==> flow/design.v <==
`timescale 1ns / 1ps
module pipelined(
    input  wire              clk,
    input  wire              rst,
    input  wire              in_valid,
    output wire              in_ready,
    input  wire signed [15:0] a,
    input  wire signed [15:0] b,
    input  wire signed [15:0] c,
    input  wire signed [15:0] d,
    input  wire signed [15:0] e,
    output reg               out_valid,
    input  wire              out_ready,
    output reg signed [31:0]  y
);
    wire s3_ready_in;
    wire s2_ready_in;
    wire s1_ready_in;
    assign s3_ready_in = (~out_valid) || (out_valid && out_ready);
    assign s2_ready_in = (~s2_valid)  || (s2_valid  && s3_ready_in);
    assign s1_ready_in = (~s1_valid)  || (s1_valid  && s2_ready_in);
    assign in_ready = s1_ready_in;
    wire in_send = in_valid && in_ready;
    reg signed [31:0] s1_p1;
    reg signed [31:0] s1_p2;
    reg signed [15:0] s1_e;
    reg               s1_valid;
    always @(posedge clk) begin
        if (rst) begin
            s1_valid <= 1'b0;
            s1_p1    <= 32'sd0;
            s1_p2    <= 32'sd0;
            s1_e     <= 16'sd0;
        end else if (s1_ready_in) begin
            s1_valid <= in_send;
            if (in_send) begin
                s1_p1 <= $signed(a) * $signed(b);
                s1_p2 <= $signed(c) * $signed(d);
                s1_e  <= e;
            end
        end
    end
    reg signed [31:0] s2_s;
    reg signed [15:0] s2_e;
    reg               s2_valid;
    always @(posedge clk) begin
        if (rst) begin
            s2_valid <= 1'b0;
            s2_s     <= 32'sd0;
            s2_e     <= 16'sd0;
        end else if (s2_ready_in) begin
            s2_valid <= s1_valid;
            if (s1_valid) begin
                s2_s <= s1_p1 + s1_p2;
                s2_e <= s1_e;
            end
        end
    end
    always @(posedge clk) begin
        if (rst) begin
            out_valid <= 1'b0;
            y         <= 32'sd0;
        end else if (s3_ready_in) begin
            out_valid <= s2_valid;
            if (s2_valid) begin
                y <= s2_s + $signed(s2_e);
            end
        end
    end
endmodule
# Reports on pipelined
# The steps from the RTL of pipelined to its reports follow in flow order.
# Line numbers count from 1 in the design file above.
# Cell names lack the library's common part.
# The mark n/a stands for no value.
[inputs]
top = "pipelined"
clk_port = "clk"
lib = "sky130hd"
pvt_corner = "tt_025C_1v80"

# Elaborated design
# Counts by Yosys on the flattened word-level netlist (proc, flatten, opt, wreduce; memories kept). Register bits leave out memories and registers merged into their read ports (data or address); mux counts leave out enables and synchronous resets folded into registers. Print and check cells are left out. Cells with the same type and inputs are merged into one.
[op_classes]
addsub = 2
multipliers = 2
bitwise = 3
n_reduce_logical = 10
[op_table]
columns = ["op", "n"]
rows = [
  ["16-bit by 16-bit multiplier with 32-bit output", 2],
  ["32-bit by 16-bit adder with 32-bit output", 1],
  ["32-bit adder", 1],
  ["2-bit AND reduction", 3],
  ["1-bit logical AND", 4],
  ["1-bit logical OR", 3],
  ["1-bit inverter", 3],
]
[bits]
ff_bits = 163
in_bits = 84
output_inout_bits = 34

# Depth
# Longest topological path by Yosys (ltp), each cell counted once; first at word level (registers and memories cut), then after technology mapping (sequential cells cut; the memories' decode and read muxes count).
[depth]
word_depth = 8
abc_area = 1
mapped_depth = 28

# Netlist
# Yosys stat after the flow's synthesis: flattened, memories mapped to cells. It holds for the ABC_AREA given above (unset counts as 0); a run with the other value may have another netlist.
[mapped]
cells = 4637
yosys_area_um2 = 31970.7
flip_flops = 163
buf_cells = 165
[by_type]
columns = ["type", "n"]
rows = [
  ["fa_1", 526],
  ["inv_1", 1221],
  ["nand2_1", 1212],
  ["dfxtp_1", 163],
  ["ha_1", 226],
  ["nor2_1", 456],
  ["nand3_1", 181],
  ["o21ai_0", 136],
  ["a21oi_1", 122],
  ["clkbuf_1", 141],
  ["xor2_1", 39],
  ["o21bai_1", 30],
  ["nand4_1", 30],
  ["xnor2_1", 18],
  ["nor3_1", 25],
  ["nand2_2", 18],
  ["buf_2", 17],
  ["nor3_2", 7],
]
# Other cell types: 19; their cells: 69.

# Path before layout
# OpenSTA on the mapped netlist: ideal clock, no wires. The path of least setup slack (recovery checks aside). Input and output delay are each 20% of the period. Register names are those of the netlist, which keeps one name where synthesis merged equal registers.
[synth_timing]
path_kind = "input port to flip-flop"
from = "in b[5]"
to = "reg s1_p1[31]"
period_ns = 8.0
in_delay_ns = 1.600
setup_time_ns = 0.109
launch_ns = 1.600
arrival_time_ns = 6.671
t_required_ns = 7.891
path_slack_ns = 1.220
delay_ns = 5.180
driving_pins = 25
period_less_setup_slack_ns = 6.78
# "delay_ns" is the arrival time less input delay plus setup time.
# "driving_pins": output pins that drive a net of the path, with the launching flip-flop's if there is one; two outputs of one cell count as two.
# "period_less_setup_slack_ns" is the clock period less the worst setup slack; recovery checks do not enter. This is arithmetic on one report: input and output delays are still those of the set period (20% each).
# Between the ends stands the longest chain of elaborated cells between them, by number of cells; it is not shown to be the way that was timed. Of several equally long chains one is given.
# Each line given opens the expression or statement behind the cell; cells for indexed reads and writes are added by Yosys, which also makes memories of some case tables.
[synth_between]
cell_sequence = "clkbuf_1 -> clkbuf_1 -> nand2_1 -> fa_1 -> inv_1 -> fa_1 -> inv_1 -> fa_1 -> fa_1 -> fa_1 -> fa_1 -> inv_1 -> ha_1 -> nand2_1 -> inv_1 -> nand2_1 -> nor2_1 -> and2_1 -> nand2_1 -> inv_1 -> nor2_1 -> nand2_1 -> nand3_1 -> nand2_1 -> inv_1"
elab_chain_len = 1
cone_cells = 1
lines_between = 1
classes_between = "mul (1)"
[synth_lines]
columns = ["element", "line", "source"]
rows = [
  ["from (decl)", 8, "input  wire signed [15:0] b,"],
  ["16-bit by 16-bit multiplier with 32-bit output", 37, "s1_p1 <= $signed(a) * $signed(b);"],
  ["to (assign)", 31, "s1_p1    <= 32'sd0;"],
  ["to (assign)", 37, ""],
  ["to (decl)", 24, "reg signed [31:0] s1_p1;"],
]

# Timing after layout
# Path of least setup slack in the final report of run 1 (OpenROAD, finished layout, wires in). Where an end is a register, its clock arrival counts in the times.
[layout_timing]
path_kind = "input port to flip-flop"
from = "in a[15]"
to = "reg s1_p1[27]"
period_ns = 5.54
in_delay_ns = 1.11
setup_time_ns = 0.10
launch_ns = 1.11
arrival_time_ns = 6.77
t_required_ns = 5.90
path_slack_ns = -0.87
driving_pins = 28
# Between the ends stands the longest chain of elaborated cells between them, by number of cells; it is not shown to be the way that was timed. Of several equally long chains one is given.
[layout_between]
cell_sequence = "buf_6 -> buf_12 -> buf_12 -> nand2_4 -> inv_2 -> fa_2 -> buf_6 -> buf_6 -> fa_1 -> fa_1 -> fa_1 -> fa_1 -> inv_1 -> fa_1 -> inv_2 -> ha_4 -> nand2_2 -> inv_1 -> nand2_1 -> nand2_1 -> o21bai_1 -> buf_4 -> nand2_1 -> nand3_1 -> nand2_1 -> nand2_1 -> o21ai_2 -> inv_1"
elab_chain_len = 1
cone_cells = 1
lines_between = 1
classes_between = "mul (1)"
[layout_lines]
columns = ["element", "line", "source"]
rows = [
  ["from (decl)", 7, "input  wire signed [15:0] a,"],
  ["16-bit by 16-bit multiplier with 32-bit output", 37, "s1_p1 <= $signed(a) * $signed(b);"],
  ["to (assign)", 31, "s1_p1    <= 32'sd0;"],
  ["to (assign)", 37, ""],
  ["to (decl)", 24, "reg signed [31:0] s1_p1;"],
]

# Stored flow runs of pipelined (6 of them; Yosys, OpenROAD, sky130hd). They differ in their settings and are not a sequence. Constraints: input delay and output delay 20% of the set period each, output load 0.01 pF.
# "timing.achieved_period_ns" = clock period - worst setup slack. The figure is calculated, with input and output delays left at 20% of the set period.
# "worst_path_allowed_less_slack_ns" = time allowed to the worst setup path (clock period - input delay - output delay, where it has them) - its slack; a late launch clock adds to it, a late capture clock takes from it.

[[run]]
name = "run 1"
[run.settings]
ABC_AREA = 1
CAP_MARGIN = 20
CELL_PAD_IN_SITES_DETAIL_PLACEMENT = 0
CORE_ASPECT_RATIO = 1.69
CORE_UTILIZATION = 56
GPL_ROUTABILITY_DRIVEN = 0
MAX_ROUTING_LAYER = "met4"
PLACE_DENSITY_LB_ADDON = 0.19
SETUP_SLACK_MARGIN = 0.46
TNS_END_PERCENT = 55
period_ns = 5.54
CORE_MARGIN = 2
SLEW_MARGIN = 20
[run.results]
ys_area_um2 = 31970.7
die_area_um2 = 59083.1
finish.stdcell_area_um2 = 42592.1
fin_util_pct = 75.7
final_setup_ws_ns = -0.872
timing.setup.tns_ns = -16.391
hold_worst_slack_ns = 0.484
timing.achieved_period_ns = 6.412
worst_path_allowed_less_slack_ns = 5.30
worst_path_kind = "input port to flip-flop"

[[run]]
name = "run 2"
[run.settings]
CORE_ASPECT_RATIO = 0.75
CORE_UTILIZATION = 65
GPL_TIMING_DRIVEN = 1
MAX_ROUTING_LAYER = "met4"
PLACE_DENSITY = 0.71
SETUP_SLACK_MARGIN = 0.84
SLEW_MARGIN = 30
TNS_END_PERCENT = 5
period_ns = 4.53
CAP_MARGIN = 20
CORE_MARGIN = 2
[run.results]
ys_area_um2 = 28169.5
die_area_um2 = 45035.6
finish.stdcell_area_um2 = 34251.6
fin_util_pct = 79.6
final_setup_ws_ns = -1.948
timing.setup.tns_ns = -65.156
hold_worst_slack_ns = 0.454
timing.achieved_period_ns = 6.478
worst_path_allowed_less_slack_ns = 5.57
worst_path_kind = "input port to flip-flop"

[[run]]
name = "run 3"
[run.settings]
CAP_MARGIN = 25
CELL_PAD_IN_SITES_DETAIL_PLACEMENT = 2
CORE_MARGIN = 8
CORE_UTILIZATION = 67
CTS_CLUSTER_DIAMETER = 81
CTS_CLUSTER_SIZE = 32
GPL_ROUTABILITY_DRIVEN = 1
HOLD_SLACK_MARGIN = 0.24
SETUP_SLACK_MARGIN = 1.22
SLEW_MARGIN = 35
TNS_END_PERCENT = 60
period_ns = 8.0
[run.results]
outcome = "no results, placement failed with DPL-0033"

[[run]]
name = "run 4"
[run.settings]
CAP_MARGIN = 20
CELL_PAD_IN_SITES_DETAIL_PLACEMENT = 2
GPL_ROUTABILITY_DRIVEN = 0
SLEW_MARGIN = 25
TNS_END_PERCENT = 60
period_ns = 8.0
CORE_MARGIN = 2
CORE_UTILIZATION = 40
[run.results]
ys_area_um2 = 28169.5
die_area_um2 = 72562.9
finish.stdcell_area_um2 = 32444.9
fin_util_pct = 46.4
final_setup_ws_ns = -0.801
timing.setup.tns_ns = -7.381
hold_worst_slack_ns = 0.469
timing.achieved_period_ns = 8.801
worst_path_allowed_less_slack_ns = 7.20
worst_path_kind = "input port to flip-flop"

[[run]]
name = "run 5"
[run.settings]
ABC_AREA = 1
CAP_MARGIN = 15
CELL_PAD_IN_SITES_DETAIL_PLACEMENT = 1
CELL_PAD_IN_SITES_GLOBAL_PLACEMENT = 3
CORE_MARGIN = 2
CORE_UTILIZATION = 55
CTS_CLUSTER_SIZE = 34
HOLD_SLACK_MARGIN = 0.04
MAX_ROUTING_LAYER = "met4"
PLACE_DENSITY_LB_ADDON = 0.18
SETUP_SLACK_MARGIN = 0.89
period_ns = 11.4
SLEW_MARGIN = 20
[run.results]
outcome = "no results, placement failed with FLW-0024"

[[run]]
name = "run 6"
[run.settings]
period_ns = 7.06
CAP_MARGIN = 20
CORE_MARGIN = 2
CORE_UTILIZATION = 40
SLEW_MARGIN = 20
[run.results]
ys_area_um2 = 28169.5
die_area_um2 = 72562.9
finish.stdcell_area_um2 = 33916.3
fin_util_pct = 48.5
final_setup_ws_ns = 0.120
timing.setup.tns_ns = 0.000
hold_worst_slack_ns = 0.452
timing.achieved_period_ns = 6.940
worst_path_allowed_less_slack_ns = 5.53
worst_path_kind = "input port to flip-flop"
